==> flow/design.v <==
`timescale 1ns / 1ps
module gauss1d #(
    parameter DATA_WIDTH = 14
)(
    input wire clk,
    input wire rst_n,
    input wire in_window_valid,
    input wire [DATA_WIDTH*5-1:0] in_window_value,
    output reg [4+DATA_WIDTH-1:0] out_event_value,
    output reg out_event_valid
    );
always @(posedge clk or negedge rst_n) begin
    if(~rst_n) begin
        out_event_value <= 0;
        out_event_valid <= 0;
    end
    else begin
        if(in_window_valid == 1) begin
            out_event_value <= in_window_value[DATA_WIDTH*0+DATA_WIDTH-1:DATA_WIDTH*0] + 4*in_window_value[DATA_WIDTH*1+DATA_WIDTH-1:DATA_WIDTH*1] + 6*in_window_value[DATA_WIDTH*2+DATA_WIDTH-1:DATA_WIDTH*2] + 4*in_window_value[DATA_WIDTH*3+DATA_WIDTH-1:DATA_WIDTH*3] + in_window_value[DATA_WIDTH*4+DATA_WIDTH-1:DATA_WIDTH*4];
            out_event_valid <= 1;
        end
        else begin
            out_event_value <= 0;
            out_event_valid <= 0;
        end
    end
end
endmodule
`timescale 1ns / 1ps
module gauss5 #(
    parameter DATA_WIDTH = 14
)(
    input wire clk,
    input wire rst_n,
    input wire [DATA_WIDTH*5*5-1:0] in_window_value,
    input wire in_window_valid,
    input wire [15:0] in_window_addr,
    input wire ready_for_new_event,      
    output reg [8+DATA_WIDTH-1:0] out_event_value,
    output reg out_event_valid,
    output reg [15:0] out_event_addr,
    output wire window_req               
    );
assign window_req = ready_for_new_event;
wire out_event_valid_0;
wire [DATA_WIDTH+4-1:0] out_event_value_0;
gauss1d #(
    .DATA_WIDTH(DATA_WIDTH)
) gauss1d_inst_0 (
    .clk(clk),
    .rst_n(rst_n),
    .in_window_valid(in_window_valid),
    .in_window_value(in_window_value[DATA_WIDTH*5*1-1:DATA_WIDTH*5*0]),
    .out_event_value(out_event_value_0),
    .out_event_valid(out_event_valid_0)
    );
wire out_event_valid_1;
wire [DATA_WIDTH+4-1:0] out_event_value_1;
gauss1d #(
    .DATA_WIDTH(DATA_WIDTH)
) gauss1d_inst_1 (
    .clk(clk),
    .rst_n(rst_n),
    .in_window_valid(in_window_valid),
    .in_window_value(in_window_value[DATA_WIDTH*5*2-1:DATA_WIDTH*5*1]),
    .out_event_value(out_event_value_1),
    .out_event_valid(out_event_valid_1)
    );
wire out_event_valid_2;
wire [DATA_WIDTH+4-1:0] out_event_value_2;
gauss1d #(
    .DATA_WIDTH(DATA_WIDTH)
) gauss1d_inst_2 (
    .clk(clk),
    .rst_n(rst_n),
    .in_window_valid(in_window_valid),
    .in_window_value(in_window_value[DATA_WIDTH*5*3-1:DATA_WIDTH*5*2]),
    .out_event_value(out_event_value_2),
    .out_event_valid(out_event_valid_2)
    );
wire out_event_valid_3;
wire [DATA_WIDTH+4-1:0] out_event_value_3;
gauss1d #(
    .DATA_WIDTH(DATA_WIDTH)
) gauss1d_inst_3 (
    .clk(clk),
    .rst_n(rst_n),
    .in_window_valid(in_window_valid),
    .in_window_value(in_window_value[DATA_WIDTH*5*4-1:DATA_WIDTH*5*3]),
    .out_event_value(out_event_value_3),
    .out_event_valid(out_event_valid_3)
    );
wire out_event_valid_4;
wire [DATA_WIDTH+4-1:0] out_event_value_4;
gauss1d #(
    .DATA_WIDTH(DATA_WIDTH)
) gauss1d_inst_4 (
    .clk(clk),
    .rst_n(rst_n),
    .in_window_valid(in_window_valid),
    .in_window_value(in_window_value[DATA_WIDTH*5*5-1:DATA_WIDTH*5*4]),
    .out_event_value(out_event_value_4),
    .out_event_valid(out_event_valid_4)
    );
always @(posedge clk or negedge rst_n) begin
    if(~rst_n) begin
        out_event_value <= 0;
        out_event_valid <= 0;
        out_event_addr <= 0;
    end
    else begin
        if(out_event_valid_0 == 1 && out_event_valid_1 == 1 && out_event_valid_2 == 1 && out_event_valid_3 == 1 && out_event_valid_4 == 1) begin
            out_event_value <= out_event_value_0 + 4*out_event_value_1 + 6*out_event_value_2 + 4*out_event_value_3 + out_event_value_4;
            out_event_valid <= 1;
            out_event_addr <= in_window_addr;
        end
        else begin
            out_event_value <= 0;
            out_event_valid <= 0;
            out_event_addr <= 0;
        end
    end
end
endmodule
`timescale 1ns / 1ps
module harrisres #(
    parameter DATA_WIDTH = 23
)(
    input wire clk,
    input wire rst_n,
    input wire [DATA_WIDTH-2:0] in_event_value_xx,
    input wire [DATA_WIDTH-1:0] in_event_value_xy,
    input wire [DATA_WIDTH-2:0] in_event_value_yy,
    input wire in_event_valid_xx,
    input wire in_event_valid_xy,
    input wire in_event_valid_yy,
    input wire [15:0] in_event_addr_xx,
    input wire [15:0] in_event_addr_xy,
    input wire [15:0] in_event_addr_yy,
    input wire ready_for_new_event,      
    output reg [DATA_WIDTH+22:0] out_event_value,
    output reg out_event_valid,
    output reg [15:0] out_event_addr,
    output wire event_req                
    );
assign event_req = ready_for_new_event;
always @(posedge clk or negedge rst_n) begin
    if(~rst_n) begin
        out_event_value <= 0;
        out_event_valid <= 0;
        out_event_addr <= 0;
    end
    else begin
        if(in_event_valid_xx == 1 && in_event_valid_xy == 1 && in_event_valid_yy == 1 && in_event_addr_xx == in_event_addr_xy && in_event_addr_xx == in_event_addr_yy) begin
            out_event_value <= 25 * in_event_value_xx * in_event_value_yy - 25 * in_event_value_xy * in_event_value_xy - (in_event_value_xx + in_event_value_yy) * (in_event_value_xx + in_event_value_yy);
            out_event_valid <= 1;
            out_event_addr <= in_event_addr_xx;
        end
        else begin
            out_event_value <= 0;
            out_event_valid <= 0;
            out_event_addr <= 0;
        end
    end
end
endmodule
`timescale 1ns / 1ps
module harris_response (
    input  wire         clk,
    input  wire         rst_n,
    input  wire [349:0] in_window_value_xx,
    input  wire [374:0] in_window_value_xy,
    input  wire [349:0] in_window_value_yy,
    input  wire         in_window_valid,
    input  wire [15:0]  in_window_addr,
    input  wire         ready_for_new_event,
    output wire [45:0]  out_event_value,
    output wire         out_event_valid,
    output wire [15:0]  out_event_addr,
    output wire         window_req
    );
wire [15:0] addr_xx, addr_xy, addr_yy;
wire [21:0] value_xx, value_yy;
wire [22:0] value_xy;
wire valid_xx, valid_xy, valid_yy;
wire req_xx, req_xy, req_yy;
wire event_req;
assign window_req = req_xx & req_xy & req_yy;
gauss5 #(.DATA_WIDTH(14)) gauss5_inst_xx (
    .clk(clk), .rst_n(rst_n),
    .in_window_value(in_window_value_xx), .in_window_valid(in_window_valid),
    .in_window_addr(in_window_addr), .ready_for_new_event(event_req),
    .out_event_valid(valid_xx), .out_event_addr(addr_xx),
    .out_event_value(value_xx), .window_req(req_xx));
gauss5 #(.DATA_WIDTH(15)) gauss5_inst_xy (
    .clk(clk), .rst_n(rst_n),
    .in_window_value(in_window_value_xy), .in_window_valid(in_window_valid),
    .in_window_addr(in_window_addr), .ready_for_new_event(event_req),
    .out_event_valid(valid_xy), .out_event_addr(addr_xy),
    .out_event_value(value_xy), .window_req(req_xy));
gauss5 #(.DATA_WIDTH(14)) gauss5_inst_yy (
    .clk(clk), .rst_n(rst_n),
    .in_window_value(in_window_value_yy), .in_window_valid(in_window_valid),
    .in_window_addr(in_window_addr), .ready_for_new_event(event_req),
    .out_event_valid(valid_yy), .out_event_addr(addr_yy),
    .out_event_value(value_yy), .window_req(req_yy));
harrisres #(.DATA_WIDTH(23)) harrisres_inst (
    .clk(clk), .rst_n(rst_n),
    .in_event_value_xx(value_xx), .in_event_value_yy(value_yy),
    .in_event_value_xy(value_xy),
    .in_event_valid_xx(valid_xx), .in_event_valid_yy(valid_yy),
    .in_event_valid_xy(valid_xy),
    .in_event_addr_xx(addr_xx), .in_event_addr_yy(addr_yy),
    .in_event_addr_xy(addr_xy),
    .ready_for_new_event(ready_for_new_event),
    .out_event_valid(out_event_valid), .out_event_addr(out_event_addr),
    .out_event_value(out_event_value), .event_req(event_req));
endmodule
Subject: tool reports on harris_response

Hi,

From RTL to reports: harris_response. Module harris_response before and after one edit of its RTL, step after step. "original" refers to lines of the RTL above, "edited" to lines of the edited file. "difference": "edited" minus "original" as printed here. "rel. change": 100 x difference / "original". Operators: Yosys type, input widths -> output width; for muxes data width and select width s. Library cell names are shortened. Not given: --

Top module: harris_response. Clock port: clk. Standard-cell library: sky130hd. Timing corner: tt_025C_1v80.

Edit of the RTL. Unified diff, file above to edited file. This change comes from a script, not from a designer. The edited design behaves differently; no optimisation was intended.

```diff
@@ -153,5 +153,5 @@
     else begin
         if(in_event_valid_xx == 1 && in_event_valid_xy == 1 && in_event_valid_yy == 1 && in_event_addr_xx == in_event_addr_xy && in_event_addr_xx == in_event_addr_yy) begin
-            out_event_value <= 25 * in_event_value_xx * in_event_value_yy - 25 * in_event_value_xy * in_event_value_xy - (in_event_value_xx + in_event_value_yy) * (in_event_value_xx + in_event_value_yy);
+            out_event_value <= 25 * in_event_value_xx * in_event_value_yy - (25 * in_event_value_xy + in_event_value_xy) - (in_event_value_xx + in_event_value_yy) * (in_event_value_xx + in_event_value_yy);
             out_event_valid <= 1;
             out_event_addr <= in_event_addr_xx;
```

Word-level counts. Source: Yosys, flattened and elaborated, memories not mapped. Widths are those after wreduce; folded enables and synchronous resets count as part of the registers. Registers that Yosys merges into a memory's read port (data or address) are not register bits. Print and check cells do not count. Equal cells are merged and count once.

Word-level totals: flip-flop bits (word level) (original 423, edited 423, difference 0, rel. change 0.00%); output and inout port bits (original 64, edited 64, difference 0, rel. change 0.00%); word-level cells (original 146, edited 146, difference 0, rel. change 0.00%).

Cells by class: add/subtract/negate cells (original 75, edited 76, difference +1, rel. change +1.33%); multiply operators (original 23, edited 22, difference -1, rel. change -4.35%); multiplexer cells (original 24, edited 24, difference 0, rel. change 0.00%).

Operators by type and width: $mul 46x23->46 (original 1, edited 0, difference -1, rel. change -100.00%); $add 46x23->46 (original 0, edited 1, difference +1).

Unchanged operator kinds not shown: 33.

Longest topological paths. Depth = most cells in a row (Yosys ltp): at word level without a register or memory, in the mapped netlist without a sequential cell, where the memories' decode and read muxes count.

Logic depth: word-level depth (original 5, edited 5, difference 0, rel. change 0.00%); ABC_AREA (original 0, edited 0); depth in mapped cells (original 46, edited 47, difference +1, rel. change +2.17%).

After synthesis. Yosys stat after the flow's synthesis: flattened, memories mapped to cells. It holds for the ABC_AREA given above (unset counts as 0); a run with the other value may have another netlist.

Mapped netlist: standard cells after synthesis (original 12164, edited 10073, difference -2091, rel. change -17.19%); mapped area (um^2) (original 114956.5, edited 96042.1, difference -18914.4, rel. change -16.45%); sequential area (um^2) (original 10585.2, edited 10585.2, difference 0.0, rel. change 0.00%); flip-flops (original 423, edited 423, difference 0, rel. change 0.00%).

Cells by type: inv_1 (original 3224, edited 2633, difference -591, rel. change -18.33%); fa_1 (original 2413, edited 1832, difference -581, rel. change -24.08%); nand2_1 (original 1014, edited 688, difference -326, rel. change -32.15%); and2_1 (original 732, edited 471, difference -261, rel. change -35.66%); clkbuf_1 (original 304, edited 190, difference -114, rel. change -37.50%); o21a_1 (original 25, edited 94, difference +69, rel. change +276.00%); ha_1 (original 1311, edited 1247, difference -64, rel. change -4.88%); nor2_1 (original 378, edited 315, difference -63, rel. change -16.67%); a21oi_1 (original 497, edited 435, difference -62, rel. change -12.47%); nor2b_1 (original 53, edited 115, difference +62, rel. change +116.98%); o21bai_1 (original 255, edited 200, difference -55, rel. change -21.57%); xor2_1 (original 115, edited 156, difference +41, rel. change +35.65%); nand3_1 (original 71, edited 37, difference -34, rel. change -47.89%); xnor2_1 (original 454, edited 422, difference -32, rel. change -7.05%); a2111o_1 (original 29, edited 2, difference -27, rel. change -93.10%); a41oi_1 (original 27, edited 3, difference -24, rel. change -88.89%); o21ai_0 (original 138, edited 159, difference +21, rel. change +15.22%); a2111oi_0 (original 20, edited 1, difference -19, rel. change -95.00%).

Unchanged cell types not shown: 9. The list need not be complete. The figures by module come from a second, unflattened synthesis with its own total; it is not the netlist above.

Second synthesis, totals: cells (unflattened synthesis) (original 13234, edited 11009, difference -2225, rel. change -16.81%); area (unflattened synthesis) (um^2) (original 121728.0, edited 101974.1, difference -19753.9, rel. change -16.23%).

Rows give one instance, submodules left out.

By module, original: harrisres #(DATA_WIDTH=23) (times used 1, cells 6770, area 62023.2 um^2, seq. area 1576.5 um^2); gauss1d #(DATA_WIDTH=14) (times used 10, cells 331, area 3014.1 um^2, seq. area 475.5 um^2); gauss1d #(DATA_WIDTH=15) (times used 5, cells 354, area 3263.1 um^2, seq. area 500.5 um^2); gauss5 #(DATA_WIDTH=14) (times used 2, cells 441, area 4254.1 um^2, seq. area 975.9 um^2); gauss5 #(DATA_WIDTH=15) (times used 1, cells 501, area 4733.3 um^2, seq. area 1001.0 um^2); harris_response (times used 1, cells 1, area 6.3 um^2, seq. area 0.0 um^2).

By module, edited: harrisres #(DATA_WIDTH=23) (times used 1, cells 4765, area 43220.2 um^2, seq. area 1576.5 um^2); gauss1d #(DATA_WIDTH=14) (times used 10, cells 309, area 2919.0 um^2, seq. area 475.5 um^2); gauss1d #(DATA_WIDTH=15) (times used 5, cells 354, area 3263.1 um^2, seq. area 500.5 um^2); gauss5 #(DATA_WIDTH=14) (times used 2, cells 441, area 4254.1 um^2, seq. area 975.9 um^2); gauss5 #(DATA_WIDTH=15) (times used 1, cells 501, area 4733.3 um^2, seq. area 1001.0 um^2); harris_response (times used 1, cells 1, area 6.3 um^2, seq. area 0.0 um^2).

Worst setup path after synthesis. Path of least setup slack by OpenSTA after synthesis, without wires, with an ideal clock, recovery checks aside; 20% of the period is set as input and as output delay. Where synthesis merged equal registers, the netlist keeps one of their names.

Timing after synthesis: path type (original register -> register, edited register -> register); start point (original register gauss5_inst_xy.out_event_value[1], edited register gauss5_inst_xx.out_event_value[2]); end point (original register harrisres_inst.out_event_value[45], edited register harrisres_inst.out_event_value[42]); period (ns) (original 13.0, edited 13.0, difference 0.0, rel. change 0.00%); time at the first pin (ns) (original 0.000, edited 0.000, difference 0.000); arrival (ns) (original 11.711, edited 10.847, difference -0.864, rel. change -7.38%); data required time (ns) (original 12.881, edited 12.881, difference 0.000, rel. change 0.00%); setup slack (ns) (original 1.170, edited 2.034, difference +0.864); path delay (ns) (original 11.830, edited 10.966, difference -0.864, rel. change -7.30%); stages on the path (original 44, edited 43, difference -1, rel. change -2.27%); period reached after synthesis (ns) (original 11.83, edited 10.966, difference -0.864, rel. change -7.30%).

"path delay" = arrival - input delay + setup time. "stages on the path": output pins that drive a net of the path, with the launching flip-flop's if there is one; two outputs of one cell count as two. "period reached after synthesis" = period - worst setup slack (recovery checks aside). The figure is calculated, with input and output delays left at 20% of the set period. The rows between start and end are the longest chain of elaborated cells between them; the timing report does not say that the signal goes this way. Where chains are equally long, one stands for them. A line is the first line of the expression or statement that the cell stems from. Yosys adds cells for indexed reads and writes and turns some case tables into memories. A register here has more assigning lines than the two given.

On the way, after synthesis, original:
Cell sequence: dfrtp_1 > clkbuf_1 > clkinv_1 > clkbuf_1 > ha_1 > ha_1 > ha_1 > fa_1 > a21o_1 > a31oi_1 > o31ai_1 > a21oi_1 > a21oi_1 > a21o_1 > a21oi_1 > xnor2_1 > clkbuf_1 > and2_1 > [... 8 more ...] > fa_1 > inv_1 > fa_1 > fa_1 > fa_1 > fa_1 > fa_1 > ha_1 > nand4_1 > or2_2 > o311a_1 > a211oi_1 > o211ai_1 > nand2_1 > a211oi_1 > xnor3_1 > xnor3_1 > and2_1. For length of the longest elaborated chain the number is 5.

Ends and longest elaborated chain, after synthesis, original: start, declared (RTL line 39) `output reg [8+DATA_WIDTH-1:0] out_event_value,`; start, assigned (RTL line 107) `out_event_value <= 0;`; start, assigned (RTL line 113) `out_event_value <= out_event_value_0 + 4*out_event_value_1 + 6*out_event_value_2 + 4*out_event_value_3 + out_e ...`; $mul 5x23->28 (RTL line 155) `out_event_value <= 25 * in_event_value_xx * in_event_value_yy - 25 * in_event_value_xy * in_event_value_xy - ( ...`; $mul 46x23->46 (RTL line 155); $sub 46x46->46 x2 (RTL line 155); $mux 46 (RTL line 154) `if(in_event_valid_xx == 1 && in_event_valid_xy == 1 && in_event_valid_yy == 1 && in_event_addr_xx == in_event_ ...`; end, assigned (RTL line 149) `out_event_value <= 0;`; end, assigned (RTL line 155); end, declared (RTL line 141) `output reg [DATA_WIDTH+22:0] out_event_value,`.

On the way, after synthesis, edited:
Cell sequence: dfrtp_1 > ha_1 > ha_1 > inv_1 > fa_1 > inv_1 > ha_1 > nor2b_1 > o31a_1 > o21ai_1 > nor3_1 > o41ai_1 > o311a_1 > xnor2_1 > clkbuf_1 > nand2_1 > fa_1 > inv_1 > [... 7 more ...] > inv_1 > fa_1 > inv_1 > fa_1 > fa_1 > ha_1 > a21o_1 > a21oi_1 > o21bai_1 > a21o_1 > a221o_1 > or3_1 > o21ai_1 > o21ai_2 > a311o_1 > a31oi_1 > xnor2_1 > and2_1. For length of the longest elaborated chain the number is 5.

Ends and longest elaborated chain, after synthesis, edited: start, declared (RTL line 39) `output reg [8+DATA_WIDTH-1:0] out_event_value,`; start, assigned (RTL line 107) `out_event_value <= 0;`; start, assigned (RTL line 113) `out_event_value <= out_event_value_0 + 4*out_event_value_1 + 6*out_event_value_2 + 4*out_event_value_3 + out_e ...`; $mul 5x22->27 (RTL line 155) `out_event_value <= 25 * in_event_value_xx * in_event_value_yy - (25 * in_event_value_xy + in_event_value_xy) - ...`; $mul 46x22->46 (RTL line 155); $sub 46x46->46 x2 (RTL line 155); $mux 46 (RTL line 154) `if(in_event_valid_xx == 1 && in_event_valid_xy == 1 && in_event_valid_yy == 1 && in_event_addr_xx == in_event_ ...`; end, assigned (RTL line 149) `out_event_value <= 0;`; end, assigned (RTL line 155); end, declared (RTL line 141) `output reg [DATA_WIDTH+22:0] out_event_value,`.

Timing after layout. From the final timing report of each run of set A: the path of least setup slack in the routed layout; clock arrival at registers is part of the times.

Timing after layout: path type (original register -> register, edited register -> register); start point (original register gauss5_inst_xy.out_event_value[7], edited register gauss5_inst_xx.out_event_value[2]); end point (original register harrisres_inst.out_event_value[45], edited register harrisres_inst.out_event_value[42]); period (ns) (original 13.0, edited 13.0, difference 0.0, rel. change 0.00%); time at the first pin (ns) (original 0.71, edited 0.64, difference -0.07, rel. change -9.86%); arrival (ns) (original 13.07, edited 12.47, difference -0.60, rel. change -4.59%); data required time (ns) (original 13.60, edited 13.55, difference -0.05, rel. change -0.37%); setup slack (ns) (original 0.53, edited 1.08, difference +0.55); stages on the path (original 43, edited 42, difference -1, rel. change -2.33%).

The rows between start and end are the longest chain of elaborated cells between them; the timing report does not say that the signal goes this way. Where chains are equally long, one stands for them. A register here has more assigning lines than the two given.

On the way, after layout, original:
Cell sequence: dfrtp_1 > buf_4 > ha_1 > ha_1 > inv_1 > fa_1 > inv_1 > ha_1 > o21a_1 > o21ai_0 > o31ai_1 > a21oi_1 > buf_4 > nor2b_1 > xnor2_1 > buf_4 > and2_1 > fa_1 > [... 7 more ...] > fa_1 > fa_1 > fa_1 > fa_1 > fa_1 > ha_1 > nand3_1 > nor2_1 > a311oi_1 > o311a_1 > a211oi_1 > buf_4 > o211ai_1 > nand2_1 > a211oi_1 > xnor3_1 > xnor3_1 > and2_1. For length of the longest elaborated chain the number is 5.

Ends and longest elaborated chain, after layout, original: start, declared (RTL line 39) `output reg [8+DATA_WIDTH-1:0] out_event_value,`; start, assigned (RTL line 107) `out_event_value <= 0;`; start, assigned (RTL line 113) `out_event_value <= out_event_value_0 + 4*out_event_value_1 + 6*out_event_value_2 + 4*out_event_value_3 + out_e ...`; $mul 5x23->28 (RTL line 155) `out_event_value <= 25 * in_event_value_xx * in_event_value_yy - 25 * in_event_value_xy * in_event_value_xy - ( ...`; $mul 46x23->46 (RTL line 155); $sub 46x46->46 x2 (RTL line 155); $mux 46 (RTL line 154) `if(in_event_valid_xx == 1 && in_event_valid_xy == 1 && in_event_valid_yy == 1 && in_event_addr_xx == in_event_ ...`; end, assigned (RTL line 149) `out_event_value <= 0;`; end, assigned (RTL line 155); end, declared (RTL line 141) `output reg [DATA_WIDTH+22:0] out_event_value,`.

On the way, after layout, edited:
Cell sequence: dfrtp_1 > ha_1 > ha_1 > inv_1 > fa_1 > inv_1 > ha_1 > o21ai_0 > o211a_1 > o21ai_0 > o41ai_1 > o31ai_1 > nor3_1 > a2bb2oi_1 > buf_4 > nand2_1 > fa_1 > inv_1 > [... 6 more ...] > fa_1 > inv_1 > fa_1 > inv_1 > fa_1 > fa_1 > ha_1 > a21oi_1 > o21bai_1 > a21o_1 > a221o_1 > or3_1 > o21ai_1 > o21ai_2 > a311o_1 > a31oi_1 > xnor2_1 > and2_1. For length of the longest elaborated chain the number is 5.

Ends and longest elaborated chain, after layout, edited: start, declared (RTL line 39) `output reg [8+DATA_WIDTH-1:0] out_event_value,`; start, assigned (RTL line 107) `out_event_value <= 0;`; start, assigned (RTL line 113) `out_event_value <= out_event_value_0 + 4*out_event_value_1 + 6*out_event_value_2 + 4*out_event_value_3 + out_e ...`; $mul 5x22->27 (RTL line 155) `out_event_value <= 25 * in_event_value_xx * in_event_value_yy - (25 * in_event_value_xy + in_event_value_xy) - ...`; $mul 46x22->46 (RTL line 155); $sub 46x46->46 x2 (RTL line 155); $mux 46 (RTL line 154) `if(in_event_valid_xx == 1 && in_event_valid_xy == 1 && in_event_valid_yy == 1 && in_event_addr_xx == in_event_ ...`; end, assigned (RTL line 149) `out_event_value <= 0;`; end, assigned (RTL line 155); end, declared (RTL line 141) `output reg [DATA_WIDTH+22:0] out_event_value,`.

Flow runs. Runs of the flow (Yosys, OpenROAD) on both versions; the two runs of a pair have the same settings. The constraints put input and output delay at 20% of the set period each and load the outputs with 0.01 pF.

Flow settings, set A:
The entry for CORE_UTILIZATION reads 40. Under PLACE_DENSITY stands 0.6. period_ns: 13.0. The entry for CAP_MARGIN reads 20. Under CORE_MARGIN stands 2. The figure for SLEW_MARGIN is 20.

Results, set A: cell area after synthesis (um^2) (original 114956.5, edited 96042.1, difference -18914.4, rel. change -16.45%); area of the die (um^2) (original 291697.0, edited 244041.0, difference -47656.0, rel. change -16.34%); utilization in the final report (%) (original 46.9, edited 47.9, difference +1.0); worst slack on setup checks (ns) (original 0.529, edited 1.075, difference +0.546); smallest hold slack (ns) (original 0.470, edited 0.466, difference -0.004).

Flow settings, set B:
The entry for CORE_UTILIZATION reads 30. MIN_ROUTING_LAYER: met1. For PLACE_DENSITY_LB_ADDON the number is 0.03. period_ns: 9.96. The entry for CAP_MARGIN reads 20. Under CORE_MARGIN stands 2. The figure for SLEW_MARGIN is 20.

Results, set B: cell area after synthesis (um^2) (original 114956.5, edited 96042.1, difference -18914.4, rel. change -16.45%); area of the die (um^2) (original 388154.0, edited 324683.0, difference -63471.0, rel. change -16.35%); utilization in the final report (%) (original 37.6, edited 38.3, difference +0.7); worst slack on setup checks (ns) (original -1.696, edited -1.018, difference +0.678); smallest hold slack (ns) (original 0.452, edited 0.453, difference +0.001).

Regards
